==> flow/design.v <==
`timescale 1ns / 1ps
module FourBitCPU(rst, clk, opcode, address, myinput, myoutput, HLT, s_flag, z_flag, c_flag);
parameter n=4;
localparam DEPTH = 2**n;
input rst, clk;
input [3:0] opcode;
input [n-1:0] address;
input [7:0] myinput;
output reg [7:0] myoutput;
output reg HLT, s_flag, z_flag, c_flag;
reg [n-1:0] stackPoint;
reg [7:0] stackReg [0:DEPTH-1];
reg [7:0] mem [0:DEPTH-1];
reg [4:0] progCount;
integer i;
wire [n-1:0] addrNext = address + 1'b1;
wire [n-1:0] spDec    = stackPoint - 1'b1;
wire [7:0] memA   = mem[address];
wire [7:0] memA1  = mem[addrNext];
wire [7:0] mem0   = mem[0];
wire [7:0] stkTop = stackReg[stackPoint];
wire [8:0] sum    = {1'b0, memA} + {1'b0, myinput};
wire       borrow = (memA < myinput);
wire [7:0] andRes = memA & myinput;
wire [7:0] orRes  = memA | myinput;
wire [7:0] xorRes = memA ^ myinput;
always @(posedge clk)
begin
if (rst)
begin
  for (i=0; i<DEPTH; i=i+1)
    begin
      mem[i] <= i;
      stackReg[i] <= i;
    end
  c_flag <= 0;
  z_flag <= 0;
  s_flag <= 0;
  myoutput <= 0;
  HLT <= 0;
  progCount <= 0;
  stackPoint <= 4'b1110;
end
else if (progCount < 16 && !HLT)
begin
progCount <= progCount + 1;
case(opcode)
4'b0000:       
begin
  {c_flag, myoutput} <= sum;
  if (memA == 0) z_flag <= 1;
  s_flag <= 1'b0;
end
4'b0001:       
begin
  s_flag <= borrow;
  c_flag <= borrow;
  z_flag <= (memA == 0);
  myoutput <= memA;
end
4'b0010:       
begin
  mem[address] <= memA1;
  mem[addrNext] <= memA;
  myoutput <= memA1;
end
4'b0011:       
begin
  mem[address] <= mem0;
  if (mem0 == 0) z_flag <= 1;
  myoutput <= mem0;
end
4'b0100:       
begin
  myoutput <= memA >> 1;
end
4'b0101:       
begin
  mem[address] <= myinput;
  myoutput <= myinput;
  z_flag <= (myinput == 0);
end
4'b0110:       
begin
  myoutput <= memA;
  z_flag <= (memA == 0);
end
4'b0111:       
begin
  mem[address] <= andRes;
  myoutput <= andRes;
  if (andRes == 0) z_flag <= 1;
end
4'b1000:       
begin
  c_flag <= 0;
  z_flag <= 0;
  s_flag <= 0;
  myoutput <= memA;
end
4'b1001:       
begin
  mem[address] <= orRes;
  myoutput <= orRes;
  z_flag <= (orRes == 0);
  c_flag <= 1'b0;
  s_flag <= 1'b0;
end
4'b1010:       
begin
  mem[address] <= xorRes;
  myoutput <= xorRes;
  z_flag <= (xorRes == 0);
  c_flag <= 1'b0;
  s_flag <= 1'b0;
end
4'b1011:       
begin
  stackPoint <= spDec;
  stackReg[spDec] <= memA;
  myoutput <= memA;
end
4'b1100:       
begin
  mem[address] <= stkTop;
  stackPoint <= stackPoint + 1'b1;
  myoutput <= stkTop;
end
4'b1101:       
begin
  myoutput <= memA << 1;
  z_flag <= (memA == 0);
end
4'b1110:       
begin
  mem[address] <= ~memA;
  myoutput <= ~memA;
end
4'b1111:       
begin
  HLT <= 1'b1;
end
default: myoutput <= 0;
endcase
end
end
endmodule
Appendix: tool output

**Step by step through the tools: FourBitCPU**

Each step is given for the RTL above and for the edited RTL.
Lines under "unedited" count in the file above, lines under "edited" in the edited file.
"difference" is "edited" less "unedited", of the values as shown; "relative change" is that difference over "unedited", in percent.
Not given: n/a

- Design top: FourBitCPU
- Clock: clk
- Standard-cell library: sky130hd
- Library corner: tt_025C_1v80

**The edit**

The edit as a unified diff against the file above.
The edited RTL no longer does the same as the RTL above: the edit was made by script, with no optimisation intended.

```diff
@@ -1,5 +1,5 @@
 `timescale 1ns / 1ps
 module FourBitCPU(rst, clk, opcode, address, myinput, myoutput, HLT, s_flag, z_flag, c_flag);
-parameter n=4;
+parameter n=5;
 localparam DEPTH = 2**n;
 input rst, clk;
```

**Word level**

Yosys after proc, flatten, opt, wreduce and memory -nomap, before mapping. Print and check cells are not counted. Equal cells are merged and count once.
Yosys's memory passes give these memory sizes; they may raise the number of words (mostly to a power of two), join words into wider ones and drop unused or constant bits.

Bit counts:

| element | unedited | edited | difference | relative change (%) |
|---|---|---|---|---|
| bits in writable memories | 256 | 512 | +256 | +100.00 |
| output and inout port bits | 12 | 12 | 0 | 0.00 |
| flip-flop bits (word level) | 21 | 22 | +1 | +4.76 |
| memory cells | 2 | 2 | 0 | 0.00 |
| bits of input ports | 18 | 19 | +1 | +5.56 |
| elaborated cells | 159 | 159 | 0 | 0.00 |

Operators by class:

| element | unedited | edited | difference | relative change (%) |
|---|---|---|---|---|
| $add $sub $neg | 5 | 5 | 0 | 0.00 |
| muxes and demuxes | 81 | 81 | 0 | 0.00 |
| magnitude comparators | 2 | 2 | 0 | 0.00 |
| bitwise logic cells | 11 | 11 | 0 | 0.00 |
| eq/ne operators | 18 | 18 | 0 | 0.00 |
| reduce/logical cells | 33 | 33 | 0 | 0.00 |

Operators by type and width:

| operator | unedited | edited | difference | relative change (%) |
|---|---|---|---|---|
| 4-bit 2-to-1 mux | 8 | 0 | -8 | -100.00 |
| 5-bit 2-to-1 mux | 0 | 8 | +8 | n/a |
| 4-bit by 1-bit adder with 4-bit output with constant B | 2 | 0 | -2 | -100.00 |
| 5-bit by 1-bit adder with 5-bit output with constant B | 1 | 3 | +2 | +200.00 |
| 4-bit parallel mux with 2-bit select | 1 | 0 | -1 | -100.00 |
| 4-bit by 1-bit subtractor with 4-bit output with constant B | 1 | 0 | -1 | -100.00 |
| 5-bit parallel mux with 2-bit select | 0 | 1 | +1 | n/a |
| 5-bit by 1-bit subtractor with 5-bit output with constant B | 0 | 1 | +1 | n/a |
| 8-bit 2-to-1 mux | 37 | 37 | 0 | 0.00 |
| 1-bit 2-to-1 mux | 22 | 22 | 0 | 0.00 |
| 1-bit parallel mux with 2-bit select | 10 | 10 | 0 | 0.00 |
| 15-bit OR reduction | 9 | 9 | 0 | 0.00 |
| 4-bit == test with constant B | 8 | 8 | 0 | 0.00 |
| 1-bit bitwise OR | 7 | 7 | 0 | 0.00 |
| 8-bit logical NOT | 6 | 6 | 0 | 0.00 |
| 2-bit AND reduction | 5 | 5 | 0 | 0.00 |
| 4-bit by 3-bit == test with 1-bit output with constant B | 4 | 4 | 0 | 0.00 |
| 2-bit inequality test with constant B | 3 | 3 | 0 | 0.00 |
| 4-bit by 2-bit == test with 1-bit output with constant B | 2 | 2 | 0 | 0.00 |
| 2-bit nonzero test | 2 | 2 | 0 | 0.00 |
| 3-bit OR reduction | 2 | 2 | 0 | 0.00 |
| 4-bit OR reduction | 2 | 2 | 0 | 0.00 |
| 8-bit by 8-bit adder with 9-bit output | 1 | 1 | 0 | 0.00 |
| 8-bit AND | 1 | 1 | 0 | 0.00 |
| 4-bit by 1-bit == test with 1-bit output with constant B | 1 | 1 | 0 | 0.00 |
| 1-bit logical AND | 1 | 1 | 0 | 0.00 |
| 1-bit logical NOT | 1 | 1 | 0 | 0.00 |
| 4-bit logical NOT | 1 | 1 | 0 | 0.00 |

The list need not be complete.

**Depth**

Depth = most cells in a row (Yosys ltp): at word level without a register or memory, in the mapped netlist without a sequential cell, where the memories' decode and read muxes count.

Logic depth:

| element | unedited | edited | difference | relative change (%) |
|---|---|---|---|---|
| depth in word-level cells | 12 | 12 | 0 | 0.00 |
| ABC_AREA | 0 | 0 | n/a | n/a |
| mapped depth | 19 | 20 | +1 | +5.26 |
| depth with buffers taken out | 15 | 16 | +1 | +6.67 |

**Mapped cells and area**

The flow's flattened synthesis, as Yosys stat reports it; memories are mapped. The netlist is that of the ABC_AREA named above (0 if unset); the other value can give another one.

Mapped netlist:

| element | unedited | edited | difference | relative change (%) |
|---|---|---|---|---|
| synthesis area (µm²) | 16618.4 | 30116.4 | +13498.0 | +81.22 |
| sequential part of the area (µm²) | 8187.9 | 15915.3 | +7727.4 | +94.38 |
| cells in the netlist | 1421 | 2509 | +1088 | +76.57 |
| mapped flip-flops | 281 | 539 | +258 | +91.81 |

Cells by type:

| cell | unedited | edited | difference | relative change (%) |
|---|---|---|---|---|
| sky130_fd_sc_hd__edfxtp_1 | 256 | 512 | +256 | +100.00 |
| sky130_fd_sc_hd__nor2_1 | 188 | 322 | +134 | +71.28 |
| sky130_fd_sc_hd__mux2i_1 | 11 | 142 | +131 | +1190.91 |
| sky130_fd_sc_hd__nand2_1 | 133 | 260 | +127 | +95.49 |
| sky130_fd_sc_hd__o22ai_1 | 117 | 239 | +122 | +104.27 |
| sky130_fd_sc_hd__a22oi_1 | 41 | 89 | +48 | +117.07 |
| sky130_fd_sc_hd__mux4_2 | 100 | 145 | +45 | +45.00 |
| sky130_fd_sc_hd__clkbuf_1 | 62 | 105 | +43 | +69.35 |
| sky130_fd_sc_hd__buf_4 | 5 | 27 | +22 | +440.00 |
| sky130_fd_sc_hd__or3_1 | 12 | 30 | +18 | +150.00 |
| sky130_fd_sc_hd__buf_2 | 21 | 37 | +16 | +76.19 |
| sky130_fd_sc_hd__nor3_1 | 27 | 40 | +13 | +48.15 |
| sky130_fd_sc_hd__a22o_1 | 12 | 0 | -12 | -100.00 |
| sky130_fd_sc_hd__buf_6 | 7 | 17 | +10 | +142.86 |
| sky130_fd_sc_hd__or4_1 | 0 | 10 | +10 | n/a |
| sky130_fd_sc_hd__buf_1 | 22 | 31 | +9 | +40.91 |
| sky130_fd_sc_hd__nand4_1 | 22 | 13 | -9 | -40.91 |
| sky130_fd_sc_hd__nand2b_1 | 11 | 20 | +9 | +81.82 |

The list need not be complete.

**Timing after synthesis**

OpenSTA on the mapped netlist: ideal clock, no wires. The path of least setup slack (recovery checks aside). Input and output delay are each 20% of the period. Register names are those of the netlist, which keeps one name where synthesis merged equal registers.

Path after synthesis:

| element | unedited | edited | difference | relative change (%) |
|---|---|---|---|---|
| kind | in2reg | in2reg | n/a | n/a |
| start point | input port address[1] | input port address[0] | n/a | n/a |
| end point | register myoutput[7] | memory mem[11][0] | n/a | n/a |
| stages on the path | 17 | 16 | -1 | -5.88 |
| time at the first pin (ps) | 1600 | 1600 | 0 | 0.00 |
| clock period (ps) | 8000 | 8000 | 0 | 0.00 |
| input delay (ps) | 1600 | 1600 | 0 | 0.00 |
| delay of the path (ps) | 3774 | 3707 | -67 | -1.78 |
| path buffers | 4 | 8 | +4 | +100.00 |
| path slack (ps) | 2626 | 2693 | +67 | n/a |
| arrival (ps) | 5252 | 5034 | -218 | -4.15 |
| synthesis period reached (ps) | 5374 | 5307 | -67 | -1.25 |

"delay of the path" = arrival - input delay + setup time.
"stages on the path" counts driving pins, that of a launching flip-flop among them; a cell with two outputs on the path counts twice.
"synthesis period reached" is the clock period less the worst setup slack; recovery checks do not enter. This is arithmetic on one report: input and output delays are still those of the set period (20% each).
The rows between start and end are the longest chain of elaborated cells between them; the timing report does not say that the signal goes this way. Where chains are equally long, one stands for them.
Each line given opens the expression or statement behind the cell; cells for indexed reads and writes are added by Yosys, which also makes memories of some case tables.
A memory read counts as a cell of the chain, while the word-level depth stops at memories.
At most two assigning lines are given for a register; there are more.

On the way, after synthesis, unedited:
- Cells stage by stage: sky130_fd_sc_hd__clkbuf_1 -> sky130_fd_sc_hd__clkbuf_1 -> sky130_fd_sc_hd__mux4_2 -> sky130_fd_sc_hd__a22o_1 -> sky130_fd_sc_hd__a221oi_2 -> sky130_fd_sc_hd__clkbuf_1 -> sky130_fd_sc_hd__clkbuf_1 -> sky130_fd_sc_hd__inv_1 -> sky130_fd_sc_hd__ha_1 -> sky130_fd_sc_hd__nor2b_1 -> sky130_fd_sc_hd__o21ai_0 -> sky130_fd_sc_hd__a21oi_1 -> sky130_fd_sc_hd__o21a_1 -> sky130_fd_sc_hd__o211ai_1 -> sky130_fd_sc_hd__a21oi_1 -> sky130_fd_sc_hd__o21a_1 -> sky130_fd_sc_hd__o311a_1
- Length of the longest elaborated chain: 3

RTL lines, path after synthesis, unedited:

| element | RTL line | RTL |
|---|---|---|
| start: declaration | 7 | `input [n-1:0] address;` |
| memory 16 x 8 bit | 13 | `reg [7:0] mem [0:DEPTH-1];` |
| 8-bit by 8-bit adder with 9-bit output | 22 | `wire [8:0] sum    = {1'b0, memA} + {1'b0, myinput};` |
| 8-bit parallel mux with 12-bit select | 47 | `case(opcode)` |
| end: assignment | 59 | `myoutput <= memA;` |
| end: assignment | 65 | `myoutput <= memA1;` |
| end: declaration | 9 | `output reg [7:0] myoutput;` |

Some nets on the timed path still bear RTL names; the line given drives or declares the net.

Nets with RTL names, path after synthesis, unedited:

| signal | RTL line | RTL |
|---|---|---|
| memA[1] | 18 | `wire [7:0] memA   = mem[address];` |

On the way, after synthesis, edited:
- Cells stage by stage: sky130_fd_sc_hd__buf_6 -> sky130_fd_sc_hd__buf_2 -> sky130_fd_sc_hd__buf_4 -> sky130_fd_sc_hd__buf_2 -> sky130_fd_sc_hd__inv_1 -> sky130_fd_sc_hd__ha_1 -> sky130_fd_sc_hd__buf_4 -> sky130_fd_sc_hd__buf_6 -> sky130_fd_sc_hd__buf_2 -> sky130_fd_sc_hd__mux4_2 -> sky130_fd_sc_hd__a222oi_1 -> sky130_fd_sc_hd__and4_1 -> sky130_fd_sc_hd__o211ai_1 -> sky130_fd_sc_hd__a22oi_2 -> sky130_fd_sc_hd__buf_2 -> sky130_fd_sc_hd__a22oi_1
- Length of the longest elaborated chain: 12

RTL lines, path after synthesis, edited:

| element | RTL line | RTL |
|---|---|---|
| start: declaration | 7 | `input [n-1:0] address;` |
| 5-bit by 1-bit adder with 5-bit output | 16 | `wire [n-1:0] addrNext = address + 1'b1;` |
| memory 32 x 8 bit | 13 | `reg [7:0] mem [0:DEPTH-1];` |
| 8-bit 2-to-1 mux | 47 | `case(opcode)` |
| 8-bit 2-to-1 mux | 44 | `else if (progCount < 16 && !HLT)` |
| 8-bit 2-to-1 mux | 29 | `if (rst)` |
| 8-bit 2-to-1 mux (7 in a row) | n/a |  |
| end: declaration | 13 |  |

**Path in the finished layout**

Path of least setup slack in the final report of the runs of set A (OpenROAD, finished layout, wires in). Where an end is a register, its clock arrival counts in the times.
The path's times are printed in steps of 10 ps; the period is the one set.

Path after layout:

| element | unedited | edited | difference | relative change (%) |
|---|---|---|---|---|
| kind | in2reg | in2reg | n/a | n/a |
| start point | input port address[2] | input port address[1] | n/a | n/a |
| end point | memory mem[11][0] | memory mem[3][3] | n/a | n/a |
| stages on the path | 9 | 12 | +3 | +33.33 |
| arrival (ps) | 5880 | 6610 | +730 | +12.41 |
| clock period (ps) | 8000 | 8000 | 0 | 0.00 |
| time at the first pin (ps) | 1600 | 1600 | 0 | 0.00 |
| path buffers | 2 | 4 | +2 | +100.00 |
| path slack (ps) | 2390 | 1720 | -670 | n/a |
| input delay (ps) | 1600 | 1600 | 0 | 0.00 |

The rows between start and end are the longest chain of elaborated cells between them; the timing report does not say that the signal goes this way. Where chains are equally long, one stands for them.
A memory read counts as a cell of the chain, while the word-level depth stops at memories.

On the way, after layout, unedited:
- Cells stage by stage: sky130_fd_sc_hd__clkdlybuf4s50_1 -> sky130_fd_sc_hd__nor2b_2 -> sky130_fd_sc_hd__a221oi_4 -> sky130_fd_sc_hd__buf_4 -> sky130_fd_sc_hd__ha_1 -> sky130_fd_sc_hd__a2bb2oi_1 -> sky130_fd_sc_hd__a21oi_1 -> sky130_fd_sc_hd__a221oi_4 -> sky130_fd_sc_hd__a22oi_1
- Length of the longest elaborated chain: 12

RTL lines, path after layout, unedited:

| element | RTL line | RTL |
|---|---|---|
| start: declaration | 7 | `input [n-1:0] address;` |
| 4-bit by 1-bit adder with 4-bit output | 16 | `wire [n-1:0] addrNext = address + 1'b1;` |
| memory 16 x 8 bit | 13 | `reg [7:0] mem [0:DEPTH-1];` |
| 8-bit 2-to-1 mux | 47 | `case(opcode)` |
| 8-bit 2-to-1 mux | 44 | `else if (progCount < 16 && !HLT)` |
| 8-bit 2-to-1 mux | 29 | `if (rst)` |
| 8-bit 2-to-1 mux (7 in a row) | n/a |  |
| end: declaration | 13 |  |

On the way, after layout, edited:
- Cells stage by stage: sky130_fd_sc_hd__clkdlybuf4s50_1 -> sky130_fd_sc_hd__buf_4 -> sky130_fd_sc_hd__inv_1 -> sky130_fd_sc_hd__ha_4 -> sky130_fd_sc_hd__buf_12 -> sky130_fd_sc_hd__mux4_2 -> sky130_fd_sc_hd__a222oi_1 -> sky130_fd_sc_hd__and4_1 -> sky130_fd_sc_hd__o21ai_0 -> sky130_fd_sc_hd__a22oi_2 -> sky130_fd_sc_hd__buf_4 -> sky130_fd_sc_hd__o22ai_1
- Length of the longest elaborated chain: 12

RTL lines, path after layout, edited:

| element | RTL line | RTL |
|---|---|---|
| start: declaration | 7 | `input [n-1:0] address;` |
| 5-bit by 1-bit adder with 5-bit output | 16 | `wire [n-1:0] addrNext = address + 1'b1;` |
| memory 32 x 8 bit | 13 | `reg [7:0] mem [0:DEPTH-1];` |
| 8-bit 2-to-1 mux | 47 | `case(opcode)` |
| 8-bit 2-to-1 mux | 44 | `else if (progCount < 16 && !HLT)` |
| 8-bit 2-to-1 mux | 29 | `if (rst)` |
| 8-bit 2-to-1 mux (7 in a row) | n/a |  |
| end: declaration | 13 |  |

**Flow runs**

Runs of the flow (Yosys, OpenROAD) on both versions; the two runs of a pair have the same settings. The constraints put input and output delay at 20% of the set period each and load the outputs with 0.01 pF.

Flow settings, set A:
- CORE_UTILIZATION: 40
- period_ns: 8.0
- CAP_MARGIN: 20
- CORE_MARGIN: 2
- SLEW_MARGIN: 20

Measured results, set A:

| element | unedited | edited | difference | relative change (%) |
|---|---|---|---|---|
| utilization | 0.45 | 0.442 | -0.008 | n/a |
| die area (µm²) | 43193.3 | 77501.0 | +34307.7 | +79.43 |
| reached clock period (ps) | 5612 | 6281 | +669 | +11.92 |
| cell area after synthesis (µm²) | 16618.4 | 30116.4 | +13498.0 | +81.22 |
| worst slack on setup checks (ps) | 2388 | 1719 | -669 | n/a |
| total power of the final layout (µW) | 3903 | 7156 | +3253 | +83.35 |
| total negative setup slack (ps) | 0 | 0 | 0 | n/a |

Flow settings, set B:
- ABC_AREA: 0
- CAP_MARGIN: 40
- CELL_PAD_IN_SITES_GLOBAL_PLACEMENT: 0
- CORE_ASPECT_RATIO: 1.77
- CORE_MARGIN: 3
- CORE_UTILIZATION: 60
- CTS_CLUSTER_SIZE: 12
- GPL_ROUTABILITY_DRIVEN: 0
- PLACE_DENSITY: 0.77
- SLEW_MARGIN: 5
- period_ns: 4.53

Measured results, set B:

| element | unedited | edited | difference | relative change (%) |
|---|---|---|---|---|
| utilization | 0.694 | 0.707 | +0.013 | n/a |
| die area (µm²) | 29811.8 | 53028.9 | +23217.1 | +77.88 |
| reached clock period (ps) | 4403 | 4589 | +186 | +4.22 |
| cell area after synthesis (µm²) | 16618.4 | 30116.4 | +13498.0 | +81.22 |
| worst slack on setup checks (ps) | 127 | -59 | -186 | n/a |
| total power of the final layout (µW) | 6494 | 12199 | +5705 | +87.85 |
| total negative setup slack (ps) | 0 | -301 | -301 | n/a |

"reached clock period" means the clock period less the worst setup slack. The figure is calculated, with input and output delays left at 20% of the set period.
"total power of the final layout" is the tool's figure for a default switching activity; nothing was simulated.
